==> flow/design.v <==
module UART_Tx
(
   input       i_Clock		,
   input       i_Reset		,	 
   input       i_TX_DV		,
   input [7:0] i_TX_Byte	,
   output reg  o_TX_Serial	,
   output      o_TX_Done
 );
  parameter CLKS_PER_BIT =       5;
  parameter IDLE         =  3'b000;
  parameter TX_START_BIT =  3'b001;
  parameter TX_DATA_BITS =  3'b010;
  parameter TX_STOP_BIT  =  3'b011;
  parameter CLEANUP      =  3'b100;
  reg [ 2:0] r_SM_Main     ;
  reg [12:0] r_Clock_Count ;
  reg [ 2:0] r_Bit_Index   ;
  reg [ 7:0] r_TX_Data     ;
  reg        r_TX_Done     ;
  reg        r_TX_Active   ;
  always @(posedge i_Clock)
  begin
    if (i_Reset)
    begin
      r_SM_Main     <= IDLE;
      r_Clock_Count <= 0;
      r_Bit_Index   <= 0;
      r_TX_Data     <= 0;
      r_TX_Done     <= 1'b0;
      r_TX_Active   <= 1'b0;
      o_TX_Serial   <= 1'b1;
    end
    else
    case (r_SM_Main)
      IDLE :
        begin
          o_TX_Serial   <= 1'b1;          
          r_TX_Done     <= 1'b0;
          r_Clock_Count <= 0;
          r_Bit_Index   <= 0;
          if (i_TX_DV)
          begin
            r_TX_Active <= 1'b1;
            r_TX_Data   <= i_TX_Byte;
            r_SM_Main   <= TX_START_BIT;
          end
          else
            r_SM_Main <= IDLE;
        end  
      TX_START_BIT :
        begin
          o_TX_Serial <= 1'b0;
          if (r_Clock_Count < CLKS_PER_BIT-1)
          begin
            r_Clock_Count <= r_Clock_Count + 1;
            r_SM_Main     <= TX_START_BIT;
          end
          else
          begin
            r_Clock_Count <= 0;
            r_SM_Main     <= TX_DATA_BITS;
          end
        end  
      TX_DATA_BITS :
        begin
          o_TX_Serial <= r_TX_Data[r_Bit_Index];
          if (r_Clock_Count < CLKS_PER_BIT-1)
          begin
            r_Clock_Count <= r_Clock_Count + 1;
            r_SM_Main     <= TX_DATA_BITS;
          end
          else
          begin
            r_Clock_Count <= 0;
            if (r_Bit_Index < 7)
            begin
              r_Bit_Index <= r_Bit_Index + 1;
              r_SM_Main   <= TX_DATA_BITS;
            end
            else
            begin
              r_Bit_Index <= 0;
              r_SM_Main   <= TX_STOP_BIT;
            end
          end
        end  
      TX_STOP_BIT :
        begin
          o_TX_Serial <= 1'b1;
          if (r_Clock_Count < CLKS_PER_BIT-1)
          begin
            r_Clock_Count <= r_Clock_Count + 1;
            r_SM_Main     <= TX_STOP_BIT;
          end
          else
          begin
            r_TX_Done     <= 1'b1;
            r_Clock_Count <= 0;
            r_SM_Main     <= CLEANUP;
            r_TX_Active   <= 1'b0;
          end
        end  
      CLEANUP :
        begin
          r_TX_Done <= 1'b1;
          r_SM_Main <= IDLE;
        end
      default :
        r_SM_Main <= IDLE;
    endcase
  end
  assign o_TX_Done   = r_TX_Done;
endmodule
module hcsr04
(
	input  					clk			,
	input  					rst			,	 
	input  					echoPin		,	 
	output reg 				trigPin		,	 
	output wire [11:0]	o_distance	, 	 
	output reg 				M_end				 
);
localparam [11:0] TRIG_LEN    = 12'd5;      
localparam [11:0] PERIOD      = 12'd3000;   
localparam [11:0] COUNTER_1CM = 12'd4;      
reg [11:0] 	counter			 ;  
reg [11:0]	echoHighCounter ;  
reg [11:0]  distance;
reg [11:0]  cnt_n;
reg [11:0]  dist_n;
reg         mend_n;
always@(posedge clk)
begin
	if (rst)
	begin
		counter         <= 0;
		echoHighCounter <= 0;
		distance        <= 0;
		M_end           <= 0;
		trigPin         <= 0;
	end
	else
	begin
		cnt_n  = counter + 1;
		dist_n = distance;
		mend_n = M_end;
		if(cnt_n <= TRIG_LEN)
			trigPin <= 1;
		else
			trigPin <= 0;
		if(echoPin)
			echoHighCounter <= echoHighCounter + 1;
		else
		begin
			if(echoHighCounter!=0)
			begin
				dist_n = echoHighCounter;
				echoHighCounter <= 0;
				if(dist_n >= 5*COUNTER_1CM && dist_n <= 180*COUNTER_1CM) mend_n = 1;
				else mend_n = 0;
			end
		end
		if(cnt_n == PERIOD)
		begin
			cnt_n  = 0;
			mend_n = 0;
		end
		counter  <= cnt_n;
		distance <= dist_n;
		M_end    <= mend_n;
	end
end
assign o_distance = distance;
endmodule
module PWM_generator
(
	input 					clk	,
	input 					rst	,	 
	input  		[27:0] 	duty	,	 
	output reg 	[ 3:0] 	IN			 
);
reg [12:0] counter;
reg [12:0] cnt_n;
always@(posedge clk)
begin
	if (rst)
	begin
		counter <= 0;
		IN      <= 4'b0000;
	end
	else
	begin
		cnt_n = counter + 1;
		if(cnt_n <= 62*duty[6:0])
			IN[0] <= 1;
		else
			IN[0] <= 0;
		if(cnt_n <= 62*duty[13:7])
			IN[1] <= 1;
		else
			IN[1] <= 0;
		if(cnt_n <= 62*duty[20:14])
			IN[2] <= 1;
		else
			IN[2] <= 0;
		if(cnt_n <= 62*duty[27:21])
			IN[3] <= 1;
		else
			IN[3] <= 0;
		if(cnt_n == 6200)
			counter <= 0;
		else
			counter <= cnt_n;
	end
end
endmodule
module algoritamKretanja
(
	input 				clk,
	input 				rst,		 
	input 		 [11:0] USR,		 
	input 		 [11:0]	USL,		 
	input 		 [11:0]	USM,		 
	input 				endR,		 
	input 				endL,		 
	input 				endM,		 
	output 	reg			TxEnable,	 
	output 	reg [ 7:0] 	TxData,		 
	output 	reg [27:0]	duty,		 
	output 	reg led,
	output 	reg buzzer
);
localparam [16:0] IDLE_WAIT     = 17'd50000;    
localparam [16:0] SENDINIT_WAIT = 17'd105;      
localparam [ 6:0] SENDINIT_MSG2 = 7'd100;       
localparam [ 6:0] SENDINIT_END  = 7'd101;
localparam [16:0] WAIT_LEFT     = 17'd3001;     
localparam [11:0] SEND_PERIOD   = 12'd3000;     
localparam [16:0] straight      = 17'd70500;    
localparam [16:0] turningTime   = 17'd55000;    
localparam [16:0] pause         = 17'd50000;    
localparam [16:0] turnTime      = 17'd80000;    
localparam [16:0] END_BLINK     = 17'd25000;    
localparam [ 5:0] numberOfMeasures = 6'd32;     
localparam        SHIFT         = 2;            
reg [16:0] 	statesCounter 	 ;	 
reg [11:0] 	counterSending 	 ;	 
reg [ 6:0] 	countSendingINIT ;	 
reg [16:0]  countSendingTurns;	 
reg [ 7:0] distanceL ;
reg [ 7:0] distanceD ;
reg [ 7:0] distanceS ;
reg [ 7:0]  initS	 ;		 
reg 		initEnd	 ;		 
reg [ 5:0]  NMeasures;		 
reg [13:0]	sum		 ;		 
reg [ 2:0] 	STATE;
parameter IDLE 				= 3'b000;
parameter INIT 				= 3'b001;
parameter sendingINIT 		= 3'b010;
parameter STRAIGHT 			= 3'b011;
parameter turningRIGHT 		= 3'b100;
parameter turningLEFT		= 3'b101;
parameter TURN 				= 3'b110;
parameter END 				= 3'b111;
parameter initialization 	= 3'd1;
parameter turnedRight 		= 3'd2;
parameter turnedLeft 		= 3'd3;
parameter turned 			= 3'd4;
reg [7:0] turns;	 
reg [7:0] turning;	 
reg [2:0] index;	 
wire rightBigger;
wire leftBigger;
wire centralSmaller9;
wire centralBigger43;
assign rightBigger = distanceD > 21;
assign leftBigger = distanceL > 21;
assign centralBigger43 = distanceS > 43;
assign centralSmaller9 = distanceS <= 9;
reg endR_q, endL_q, endM_q;
reg [ 5:0] nm_n;
reg [ 7:0] ds_n;
reg [13:0] sum_n;
always@(posedge clk)
begin
	if (rst)
	begin
		endR_q    <= 0;
		endL_q    <= 0;
		endM_q    <= 0;
		distanceD <= 0;
		distanceL <= 0;
		distanceS <= 0;
		NMeasures <= 0;
		sum       <= 0;
		initS     <= 0;
		initEnd   <= 0;
	end
	else
	begin
		endR_q <= endR;
		endL_q <= endL;
		endM_q <= endM;
		if (endR && !endR_q)
			distanceD <= USR >> SHIFT;
		if (endL && !endL_q)
			distanceL <= USL >> SHIFT;
		if (endM && !endM_q)
		begin
			if(STATE == INIT)
			begin
				nm_n  = NMeasures + 1;
				ds_n  = USM >> SHIFT;
				sum_n = sum + ds_n;
				NMeasures <= nm_n;
				distanceS <= ds_n;
				sum       <= sum_n;
				if(nm_n == numberOfMeasures)
				begin
					initS   <= sum_n >> 5;	 
					initEnd <= 1;
				end
			end
			else
			begin
				sum       <= 0;
				NMeasures <= 0;
				distanceS <= USM >> SHIFT;
				initEnd   <= 0;
			end
		end
	end
end
reg [16:0] sc_n;
reg [ 2:0] idx_n;
reg [ 7:0] turns_n;
reg [ 7:0] turning_n;
always@(posedge clk)
begin
	if (rst)
	begin
		STATE         <= IDLE;
		duty          <= 28'd0;
		statesCounter <= 0;
		index         <= 0;
		turns         <= 0;
		turning       <= 0;
		led           <= 0;
		buzzer        <= 0;
	end
	else
	begin
		sc_n      = statesCounter;
		idx_n     = index;
		turns_n   = turns;
		turning_n = turning;
		case(STATE)
			IDLE:
			begin
				sc_n = statesCounter + 1;
				duty <= {7'd0, 7'd0, 7'd0, 7'd0};
				if(sc_n == IDLE_WAIT)
				begin
					STATE <= INIT;
					sc_n  = 0;
				end
			end
			INIT:
			begin
				duty <= {7'd0, 7'd0, 7'd0, 7'd0};
				if(initEnd) STATE <= sendingINIT;
			end
			sendingINIT:
			begin
				duty <= {7'd0, 7'd0, 7'd0, 7'd0};
				sc_n = statesCounter + 1;
				if(statesCounter == SENDINIT_WAIT)
				begin
					STATE <= STRAIGHT;
					sc_n  = 0;
				end
			end
			STRAIGHT:
			begin
				if(turning[index]==0)
				begin
					if(!leftBigger && !rightBigger && !centralSmaller9) followLeft;
					else if(leftBigger && centralBigger43 && distanceD > 11 && !rightBigger) STATE <= END;
					else if(leftBigger || rightBigger)
					begin
						if(centralBigger43)		 
						begin
							idx_n = index + 1;
							turning_n[idx_n] = 0;
							turns_n[idx_n] = leftBigger ? 1'b0 : 1'b1;
						end
						STATE <= leftBigger ? turningLEFT : turningRIGHT;
					end
					else if(!leftBigger && !rightBigger && centralSmaller9)
						STATE <= TURN;
				end
				else	 
				begin
					case({rightBigger, leftBigger, centralBigger43})
						3'b110:
						begin
							idx_n = index - 1;
							if(turns[index] == 1)
								STATE <= turningRIGHT;
							else
								STATE <= turningLEFT;
						end
						3'b100: STATE <= turningRIGHT;
						3'b010:
						begin
							sc_n = statesCounter + 1;
							if(sc_n == WAIT_LEFT)
							begin
								STATE <= turningLEFT;
								sc_n  = 0;
							end
						end
						3'b000:
						begin
							if(centralSmaller9) STATE <= TURN;
						end
						3'b101, 3'b001: followLeft;
						3'b011: followRight;
						default: ;
					endcase
				end
			end
			turningLEFT:
			begin
				sc_n = statesCounter + 1;
				if(statesCounter <= straight)
					duty <= {7'd60, 7'd60, 7'd0, 7'd0};
				else if(statesCounter > straight && statesCounter < straight + turningTime)
					duty <= {7'd80, 7'd0, 7'd0, 7'd0};
				else if (statesCounter == straight + turningTime)
				begin
					sc_n  = 0;
					STATE <= IDLE;
					duty  <= {7'd0, 7'd0, 7'd0, 7'd0};
				end
			end
			turningRIGHT:
			begin
				sc_n = statesCounter + 1;
				if(statesCounter <= straight)
					duty <= {7'd60, 7'd60, 7'd0, 7'd0};
				else if(statesCounter > straight && statesCounter < straight + turningTime)
					duty <= {7'd0, 7'd80, 7'd0, 7'd0};
				else if (statesCounter == straight + turningTime)
				begin
					sc_n  = 0;
					STATE <= IDLE;
					duty  <= {7'd0, 7'd0, 7'd0, 7'd0};
				end
			end
			TURN:
			begin
				sc_n = statesCounter + 1;
				if(statesCounter <= pause)
					duty <= {7'd0, 7'd0, 7'd0, 7'd0};
				else if(statesCounter > pause && statesCounter < pause + turnTime)
					duty <= {7'd0, 7'd65, 7'd75, 7'd0};
				else if (statesCounter == pause + turnTime)
				begin
					sc_n  = 0;
					STATE <= IDLE;
					turning_n[index] = 1;
				end
			end
			END:
			begin
				duty <= {7'd0, 7'd0, 7'd0, 7'd0};
				sc_n = statesCounter + 1;
				if(statesCounter == END_BLINK)
				begin
					led    <= !led;
					buzzer <= !buzzer;
					sc_n   = 0;
				end
			end
			default:
				STATE <= IDLE;
		endcase
		statesCounter <= sc_n;
		index         <= idx_n;
		turns         <= turns_n;
		turning       <= turning_n;
	end
end
task followLeft;
	begin
		if(distanceL == 11)	  duty <= {7'd55, 7'd55, 7'd0, 7'd0};
		if(distanceL < 11) 	  duty <= {7'd55, 7'd65, 7'd0, 7'd0};
		else if(distanceL > 11) duty <= {7'd65, 7'd55, 7'd0, 7'd0};
	end
endtask
task followRight;
	begin
		if(distanceD == 11)	  duty <= {7'd55, 7'd55, 7'd0, 7'd0};
		if(distanceD < 11) 	  duty <= {7'd65, 7'd55, 7'd0, 7'd0};
		else if(distanceD > 11) duty <= {7'd55, 7'd65, 7'd0, 7'd0};
	end
endtask
reg [ 6:0] csi_n;
reg [16:0] cst_n;
always@(posedge clk)
begin
	if (rst)
	begin
		TxEnable          <= 0;
		TxData            <= 0;
		counterSending    <= 0;
		countSendingINIT  <= 0;
		countSendingTurns <= 0;
	end
	else
	case(STATE)
		sendingINIT:
		begin
			csi_n = countSendingINIT + 1;
			countSendingINIT <= csi_n;
			if(csi_n == 1)
			begin
				TxData 	<= initialization;
				TxEnable <= 1;
			end
			else if(csi_n == SENDINIT_MSG2)
			begin
				TxData 	<= initS;
				TxEnable <= 1;
			end
			else if(csi_n == SENDINIT_END)
			begin
				TxEnable 		 <= 0;
				counterSending	 <= 0;
			end
			else TxEnable <= 0;
		end
		STRAIGHT:
		begin
			countSendingTurns <= 0;
			if(counterSending == SEND_PERIOD)
			begin
				TxData 			 <= distanceS;
				TxEnable 		 <= 1;
				counterSending	 <= 0;
				countSendingINIT <= 0;
			end
			else
			begin
				counterSending <= counterSending + 1;
				TxEnable <= 0;
			end
		end
		turningLEFT, turningRIGHT:
		begin
			cst_n = countSendingTurns + 1;
			countSendingTurns <= cst_n;
			if(cst_n <= straight)	 
			begin
				if(counterSending == SEND_PERIOD)
				begin
					TxData 			<= distanceS;
					TxEnable 		<= 1;
					counterSending	<= 0;
				end
				else
				begin
					counterSending <= counterSending + 1;
					TxEnable <= 0;
				end
			end
			else
			begin
				if(TxData != ((STATE == turningLEFT) ? turnedLeft : turnedRight))	 
				begin
					TxData 	<= (STATE == turningLEFT) ? turnedLeft : turnedRight;
					TxEnable <= 1;
				end
				else TxEnable <= 0;
			end
		end
		TURN:
		begin
			if(TxData != turned)
			begin
				TxData 	<= turned;
				TxEnable <= 1;
			end
			else TxEnable <= 0;
		end
		default: ;
	endcase
end
endmodule
module labyrinth_car
(
	input  		 clk	,
	input  		 rst	,	 
	input  		 echoR,
	input  		 echoL,
	input  		 echoM,
	output 		 trigR,	 
	output 		 trigL,
	output 		 trigM,
	output 		 Tx	,
	output [3:0] motors_PWM,
	output 		 led,
	output 		 buzzer
);
wire [ 7:0] dataTransmit;
wire 			TxEnable 	;
wire [11:0] distanceR	;
wire [11:0] distanceL	;
wire [11:0] distanceM	;
wire 			endR 			;
wire 			endL			;
wire 			endM			;
wire [27:0]	duty			;
UART_Tx UART_Transmitter(
	.i_Clock(clk)        	,
	.i_Reset(rst)        	,
	.i_TX_DV(TxEnable)     	,
	.i_TX_Byte(dataTransmit),
	.o_TX_Serial(Tx) 		,
	.o_TX_Done()
);
algoritamKretanja AK
(
	.clk(clk)		,
	.rst(rst)		,
	.USR(distanceR),
	.USL(distanceL),
	.USM(distanceM),
	.endR(endR)		,
	.endL(endL)		,
	.endM(endM)		,
	.TxEnable(TxEnable)	,
	.TxData(dataTransmit),
	.duty(duty),
	.led(led),
	.buzzer(buzzer)
);
hcsr04 UltrasonicR
(
	.clk(clk)		,
	.rst(rst)		,
	.echoPin(echoR),
	.trigPin(trigR),
	.o_distance(distanceR),
	.M_end(endR)
);
hcsr04 UltrasonicL
(
	.clk(clk)		,
	.rst(rst)		,
	.echoPin(echoL),
	.trigPin(trigL),
	.o_distance(distanceL),
	.M_end(endL)
);
hcsr04 UltrasonicM
(
	.clk(clk)		,
	.rst(rst)		,
	.echoPin(echoM),
	.trigPin(trigM),
	.o_distance(distanceM),
	.M_end(endM)
);
PWM_generator PWM
(
	.clk(clk)	,
	.rst(rst)	,
	.duty(duty)	,
	.IN(motors_PWM)
);
endmodule
Subject: tool reports on labyrinth_car

Hi,

## Step by step through the tools: labyrinth_car

Module labyrinth_car before and after one edit of its RTL, step after step.
"unedited" refers to lines of the RTL above, "edited" to lines of the edited file.
"change": "edited" minus "unedited" as printed here. "rel. change": 100 x difference / "unedited".
Operators carry their Yosys type and port widths (W data, S select, Z words).
Library cell names are shortened.
The mark n/a stands for no value.

- Top: labyrinth_car
- Clock input: clk
- Cell library: sky130hd
- Corner: tt_025C_1v80

## The edit

Unified diff, file above to edited file.
This change comes from a script, not from a designer. The edited design behaves differently; no optimisation was intended.

```diff
@@ -135,5 +135,4 @@
 	if (rst)
 	begin
-		counter         <= 0;
 		echoHighCounter <= 0;
 		distance        <= 0;
@@ -167,9 +166,9 @@
 			mend_n = 0;
 		end
-		counter  <= cnt_n;
 		distance <= dist_n;
 		M_end    <= mend_n;
 	end
 end
+always @(*) counter = cnt_n;
 assign o_distance = distance;
 endmodule
```

## After elaboration

Counts by Yosys on the flattened word-level netlist (proc, flatten, opt, wreduce; memories kept). Register bits leave out memories and registers merged into their read ports (data or address). Print and check cells are left out.

Storage and ports:

| what | unedited | edited | change | rel. change (%) |
|---|---|---|---|---|
| flip-flop bits (word level) | 323 | 323 | 0 | 0.00 |
| input bits | 5 | 5 | 0 | 0.00 |
| output and inout port bits | 10 | 10 | 0 | 0.00 |
| word-level cells | 396 | 396 | 0 | 0.00 |

Operators by class:

| what | unedited | edited | change | rel. change (%) |
|---|---|---|---|---|
| $add $sub $neg | 19 | 19 | 0 | 0.00 |
| $mul | 4 | 4 | 0 | 0.00 |
| $lt $le $gt $ge | 30 | 30 | 0 | 0.00 |
| equal/unequal tests | 74 | 74 | 0 | 0.00 |
| shift-type cells | 8 | 8 | 0 | 0.00 |
| mux-type cells | 129 | 129 | 0 | 0.00 |
| bitwise operators | 15 | 15 | 0 | 0.00 |
| reductions and logical operators | 69 | 69 | 0 | 0.00 |

Operators with widths:

| cell | unedited | edited | change | rel. change (%) |
|---|---|---|---|---|
| $mux W3 | 27 | 27 | 0 | 0.00 |
| $mux W1 | 24 | 24 | 0 | 0.00 |
| $mux W8 | 20 | 20 | 0 | 0.00 |
| $mux W28 | 15 | 15 | 0 | 0.00 |
| $logic_and A1 B1 Y1 | 14 | 14 | 0 | 0.00 |
| $mux W17 | 12 | 12 | 0 | 0.00 |
| $ne A2 B1 Y1 const B | 12 | 12 | 0 | 0.00 |
| $ne A2 B2 Y1 const B | 12 | 12 | 0 | 0.00 |
| $mux W12 | 11 | 11 | 0 | 0.00 |
| $logic_not A1 Y1 | 8 | 8 | 0 | 0.00 |
| $reduce_and A2 Y1 | 8 | 8 | 0 | 0.00 |
| $add A12 B1 Y12 const B | 7 | 7 | 0 | 0.00 |
| $eq A3 B3 Y1 const B | 7 | 7 | 0 | 0.00 |
| $reduce_or A2 Y1 | 7 | 7 | 0 | 0.00 |
| $eq A3 B2 Y1 const B | 6 | 6 | 0 | 0.00 |
| $ne A3 B1 Y1 const B | 6 | 6 | 0 | 0.00 |
| $not A1 Y1 | 6 | 6 | 0 | 0.00 |
| $reduce_bool A2 Y1 | 6 | 6 | 0 | 0.00 |
| $eq A12 B12 Y1 const B | 4 | 4 | 0 | 0.00 |
| $le A13 B32 Y1 | 4 | 4 | 0 | 0.00 |
| $mul A5 B7 Y12 const A | 4 | 4 | 0 | 0.00 |
| $shift A1 B4 Y8 const A | 4 | 4 | 0 | 0.00 |
| $and A8 B8 Y8 | 3 | 3 | 0 | 0.00 |
| $eq A3 B1 Y1 const B | 3 | 3 | 0 | 0.00 |
| $ge A12 B5 Y1 const B | 3 | 3 | 0 | 0.00 |
| $le A12 B10 Y1 const B | 3 | 3 | 0 | 0.00 |
| $le A12 B3 Y1 const B | 3 | 3 | 0 | 0.00 |
| $logic_not A3 Y1 | 3 | 3 | 0 | 0.00 |

Not every row of either side is listed.

## Logic depth

Depth = most cells in a row (Yosys ltp): at word level without a register or memory, in the mapped netlist without a sequential cell, where the memories' decode and read muxes count.

Depth:

| what | unedited | edited | change | rel. change (%) |
|---|---|---|---|---|
| depth in word-level cells | 12 | 12 | 0 | 0.00 |
| ABC_AREA | 0 | 0 | n/a | n/a |
| mapped depth | 23 | 22 | -1 | -4.35 |
| mapped depth without buffers | 23 | 22 | -1 | -4.35 |

## Mapped cells and area

Yosys stat after the flow's synthesis: flattened, memories mapped to cells. It holds for the ABC_AREA given above (unset counts as 0); a run with the other value may have another netlist.

Synthesis totals:

| what | unedited | edited | change | rel. change (%) |
|---|---|---|---|---|
| cell count | 2453 | 2461 | +8 | +0.33 |
| cell area after synthesis (µm²) | 20458.4 | 20793.7 | +335.3 | +1.64 |
| area of sequential cells (µm²) | 6466.2 | 6826.5 | +360.3 | +5.57 |
| flip-flop cells | 323 | 323 | 0 | 0.00 |

Cells by type:

| type | unedited | edited | change | rel. change (%) |
|---|---|---|---|---|
| nand2_1 | 236 | 191 | -45 | -19.07 |
| dfxtp_1 | 323 | 287 | -36 | -11.15 |
| edfxtp_1 | 0 | 36 | +36 | n/a |
| o21ai_0 | 66 | 89 | +23 | +34.85 |
| inv_1 | 168 | 187 | +19 | +11.31 |
| o21bai_1 | 9 | 23 | +14 | +155.56 |
| a31oi_1 | 21 | 34 | +13 | +61.90 |
| clkbuf_1 | 81 | 92 | +11 | +13.58 |
| or3_1 | 28 | 18 | -10 | -35.71 |
| nand4_1 | 38 | 47 | +9 | +23.68 |
| a211oi_1 | 23 | 15 | -8 | -34.78 |
| or2_2 | 12 | 20 | +8 | +66.67 |
| nor3_1 | 47 | 54 | +7 | +14.89 |
| mux2i_1 | 41 | 48 | +7 | +17.07 |
| a22oi_1 | 18 | 25 | +7 | +38.89 |
| mux2_2 | 5 | 12 | +7 | +140.00 |
| o21a_1 | 26 | 21 | -5 | -19.23 |
| o211ai_1 | 16 | 11 | -5 | -31.25 |

Not every row of either side is listed.
By module: a second synthesis without flattening, with its own total; a netlist apart from the flattened one above.

Unflattened totals:

| what | unedited | edited | change | rel. change (%) |
|---|---|---|---|---|
| cells (unflattened synthesis) | 2631 | 2613 | -18 | -0.68 |
| area total of the unflattened synthesis (µm²) | 22097.4 | 22641.7 | +544.3 | +2.46 |

Each row is one instance without its submodules.

By module, unedited:

| module | times used | cells | area (µm²) | sequential area (µm²) |
|---|---|---|---|---|
| algoritamKretanja | 1 | 1217 | 9869.5 | 3483.3 |
| hcsr04 | 3 | 224 | 1883.1 | 760.7 |
| PWM_generator | 1 | 598 | 5253.8 | 340.3 |
| UART_Tx | 1 | 144 | 1325.0 | 620.6 |
| labyrinth_car | 1 | 0 | 0.0 | 0.0 |

By module, edited:

| module | times used | cells | area (µm²) | sequential area (µm²) |
|---|---|---|---|---|
| algoritamKretanja | 1 | 1217 | 9869.5 | 3483.3 |
| hcsr04 | 3 | 218 | 2064.5 | 880.8 |
| PWM_generator | 1 | 598 | 5253.8 | 340.3 |
| UART_Tx | 1 | 144 | 1325.0 | 620.6 |
| labyrinth_car | 1 | 0 | 0.0 | 0.0 |

## Worst setup path after synthesis

Source: OpenSTA report_checks on the synthesized netlist (no wires, ideal clock, input and output delay 20% of the period each), path of least setup slack; recovery checks are left aside. Register names are those of the netlist, which keeps one name where synthesis merged equal registers.

Timing after synthesis:

| what | unedited | edited | change | rel. change (%) |
|---|---|---|---|---|
| path type | register to register | register to register | n/a | n/a |
| start point | register AK.duty[2] | register AK.duty[21] | n/a | n/a |
| end point | register PWM.IN[0] | register PWM.IN[3] | n/a | n/a |
| clock period (ns) | 10.0 | 10.0 | 0.0 | 0.00 |
| arrival time (ns) | 4.508 | 4.498 | -0.010 | -0.22 |
| data required time (ns) | 9.914 | 9.926 | +0.012 | +0.12 |
| slack (ns) | 5.406 | 5.427 | +0.021 | n/a |
| delay of the path (ns) | 4.594 | 4.572 | -0.022 | -0.48 |
| driving pins on the path | 22 | 21 | -1 | -4.55 |
| buffers on the path | 0 | 0 | 0 | n/a |
| period reached after synthesis (ns) | 4.594 | 4.573 | -0.021 | -0.46 |

"delay of the path" is the arrival time less input delay plus setup time.
"driving pins on the path" counts driving pins, that of a launching flip-flop among them; a cell with two outputs on the path counts twice.
"period reached after synthesis" is the clock period less the worst setup slack; recovery checks do not enter. This is arithmetic on one report: input and output delays are still those of the set period (20% each).
Between the ends stands the longest chain of elaborated cells between them, by number of cells; it is not shown to be the way that was timed. Of several equally long chains one is given.
A line is the first line of the expression or statement that the cell stems from. Yosys adds cells for indexed reads and writes and turns some case tables into memories.
At most two assigning lines are given for a register; there are more.

On the way, after synthesis, unedited:
- Cells stage by stage: dfxtp_1 fa_1 fa_1 inv_1 fa_1 inv_1 ha_1 nor2b_1 o21ai_0 a21oi_1 o21ai_0 nand2b_1 a21o_1 a21oi_1 xor2_1 ha_1 and4_1 nand4_1 or3_1 nand2_1 a21oi_1 a211oi_1
- Cells in the longest elaborated chain: 3
- Elaborated cells on any way between the ends: 3
- Those cells by class: mul (1); compare (1); mux (1)

RTL lines, path after synthesis, unedited:

| what | RTL line | text |
|---|---|---|
| from (decl) | 230 | `output reg [27:0] duty,` |
| from (assign) | 363 | `duty <= {7'd0, 7'd0, 7'd0, 7'd0};` |
| from (assign) | 372 | `duty <= {7'd0, 7'd0, 7'd0, 7'd0};` |
| $mul A5 B7 Y12 | 195 | `if(cnt_n <= 62*duty[6:0])` |
| $le A13 B32 Y1 | 195 |  |
| $mux W1 | 195 |  |
| to (assign) | 196 | `IN[0] <= 1;` |
| to (assign) | 198 | `IN[0] <= 0;` |
| to (decl) | 181 | `output reg [ 3:0] IN` |

On the way, after synthesis, edited:
- Cells stage by stage: dfxtp_1 fa_1 inv_1 fa_1 inv_1 fa_1 ha_1 a21oi_1 o21bai_1 a21oi_1 o21bai_1 a21oi_1 o21bai_1 a21oi_1 xnor2_1 ha_1 nand2_1 or4_1 nand2_1 nand2_1 a31oi_1
- Cells in the longest elaborated chain: 3
- Elaborated cells on any way between the ends: 3
- Those cells by class: mul (1); compare (1); mux (1)

RTL lines, path after synthesis, edited:

| what | RTL line | text |
|---|---|---|
| from (decl) | 229 | `output reg [27:0] duty,` |
| from (assign) | 362 | `duty <= {7'd0, 7'd0, 7'd0, 7'd0};` |
| from (assign) | 371 | `duty <= {7'd0, 7'd0, 7'd0, 7'd0};` |
| $mul A5 B7 Y12 | 206 | `if(cnt_n <= 62*duty[27:21])` |
| $le A13 B32 Y1 | 206 |  |
| $mux W1 | 206 |  |
| to (assign) | 207 | `IN[3] <= 1;` |
| to (assign) | 209 | `IN[3] <= 0;` |
| to (decl) | 180 | `output reg [ 3:0] IN` |

## Timing after layout

Path of least setup slack in the final report of the runs of pair A (OpenROAD, finished layout, wires in). Where an end is a register, its clock arrival counts in the times.

Timing post-layout:

| what | unedited | edited | change | rel. change (%) |
|---|---|---|---|---|
| path type | register to register | register to register | n/a | n/a |
| start point | register AK.duty[14] | register AK.duty[21] | n/a | n/a |
| end point | register PWM.IN[2] | register PWM.IN[3] | n/a | n/a |
| clock period (ns) | 5.06 | 5.06 | 0.00 | 0.00 |
| arrival time (ns) | 5.26 | 5.26 | 0.00 | 0.00 |
| data required time (ns) | 5.53 | 5.53 | 0.00 | 0.00 |
| slack (ns) | 0.27 | 0.27 | 0.00 | n/a |
| driving pins on the path | 22 | 21 | -1 | -4.55 |
| buffers on the path | 0 | 0 | 0 | n/a |

Between the ends stands the longest chain of elaborated cells between them, by number of cells; it is not shown to be the way that was timed. Of several equally long chains one is given.
At most two assigning lines are given for a register; there are more.

On the way, post-layout, unedited:
- Cells stage by stage: dfxtp_1 fa_1 inv_1 fa_1 inv_1 fa_1 ha_1 a21oi_1 nor2_1 nor2_2 o21bai_1 a21oi_2 o21bai_1 a21oi_1 xor2_1 ha_1 and4_4 nand4_1 or3_1 nand2_1 a21oi_1 a211oi_1
- Cells in the longest elaborated chain: 3
- Elaborated cells on any way between the ends: 3
- Those cells by class: mul (1); compare (1); mux (1)

RTL lines, path post-layout, unedited:

| what | RTL line | text |
|---|---|---|
| from (decl) | 230 | `output reg [27:0] duty,` |
| from (assign) | 363 | `duty <= {7'd0, 7'd0, 7'd0, 7'd0};` |
| from (assign) | 372 | `duty <= {7'd0, 7'd0, 7'd0, 7'd0};` |
| $mul A5 B7 Y12 | 203 | `if(cnt_n <= 62*duty[20:14])` |
| $le A13 B32 Y1 | 203 |  |
| $mux W1 | 203 |  |
| to (assign) | 204 | `IN[2] <= 1;` |
| to (assign) | 206 | `IN[2] <= 0;` |
| to (decl) | 181 | `output reg [ 3:0] IN` |

On the way, post-layout, edited:
- Cells stage by stage: dfxtp_1 fa_1 inv_1 fa_1 inv_1 fa_1 ha_1 a21oi_2 o21bai_1 a21oi_2 o21bai_1 a21oi_2 o21bai_1 a21oi_1 xnor2_1 ha_1 nand2_1 or4_1 nand2_1 nand2_1 a31oi_1
- Cells in the longest elaborated chain: 3
- Elaborated cells on any way between the ends: 3
- Those cells by class: mul (1); compare (1); mux (1)

RTL lines, path post-layout, edited:

| what | RTL line | text |
|---|---|---|
| from (decl) | 229 | `output reg [27:0] duty,` |
| from (assign) | 362 | `duty <= {7'd0, 7'd0, 7'd0, 7'd0};` |
| from (assign) | 371 | `duty <= {7'd0, 7'd0, 7'd0, 7'd0};` |
| $mul A5 B7 Y12 | 206 | `if(cnt_n <= 62*duty[27:21])` |
| $le A13 B32 Y1 | 206 |  |
| $mux W1 | 206 |  |
| to (assign) | 207 | `IN[3] <= 1;` |
| to (assign) | 209 | `IN[3] <= 0;` |
| to (decl) | 180 | `output reg [ 3:0] IN` |

## Measured runs

Runs of the flow (Yosys, OpenROAD) on both versions; the two runs of a pair have the same settings. The constraints put input and output delay at 20% of the set period each and load the outputs with 0.01 pF.

Settings, pair A:
- CORE_UTILIZATION: 40
- period_ns: 5.06
- CAP_MARGIN: 20
- CORE_MARGIN: 2
- SLEW_MARGIN: 20

Final reports, pair A:

| what | unedited | edited | change | rel. change (%) |
|---|---|---|---|---|
| netlist area reported by Yosys (µm²) | 20458.4 | 20793.7 | +335.3 | +1.64 |
| total die area (µm²) | 52971.3 | 53824.0 | +852.7 | +1.61 |
| standard-cell area after routing (µm²) | 22338.9 | 22815.6 | +476.7 | +2.13 |
| final design utilization (%) | 44.4 | 44.4 | 0.0 | n/a |
| setup slack of the worst path (ns) | 0.271 | 0.270 | -0.001 | n/a |
| setup total negative slack (ns) | 0.000 | 0.000 | 0.000 | n/a |
| worst hold slack after layout (ns) | 0.450 | 0.447 | -0.003 | n/a |
| power consumption (W) | 0.005501 | 0.005942 | +0.000441 | +8.02 |
| clock period reached (ns) | 4.789 | 4.790 | +0.001 | +0.02 |

Settings, pair B:
- ABC_AREA: 1
- CAP_MARGIN: 30
- CORE_MARGIN: 5
- CORE_UTILIZATION: 24
- CTS_CLUSTER_DIAMETER: 302
- CTS_CLUSTER_SIZE: 35
- MAX_ROUTING_LAYER: met5
- MIN_ROUTING_LAYER: met1
- PLACE_DENSITY_LB_ADDON: 0.11
- SETUP_SLACK_MARGIN: 0.31
- period_ns: 4.55
- SLEW_MARGIN: 20

Final reports, pair B:

| what | unedited | edited | change | rel. change (%) |
|---|---|---|---|---|
| netlist area reported by Yosys (µm²) | 20603.5 | 21536.9 | +933.4 | +4.53 |
| total die area (µm²) | 91809.0 | 95827.4 | +4018.4 | +4.38 |
| standard-cell area after routing (µm²) | 22824.4 | 24063.1 | +1238.7 | +5.43 |
| final design utilization (%) | 26.8 | 27.1 | +0.3 | n/a |
| setup slack of the worst path (ns) | 0.184 | 0.253 | +0.069 | n/a |
| setup total negative slack (ns) | 0.000 | 0.000 | 0.000 | n/a |
| worst hold slack after layout (ns) | 0.443 | 0.433 | -0.010 | n/a |
| power consumption (W) | 0.004655 | 0.005298 | +0.000643 | +13.81 |
| clock period reached (ns) | 4.366 | 4.297 | -0.069 | -1.58 |

By "clock period reached" is meant the clock period of the run minus its worst setup slack. This is arithmetic on one report: input and output delays are still those of the set period (20% each).
"power consumption" is the tool's figure for a default switching activity; nothing was simulated.

Regards
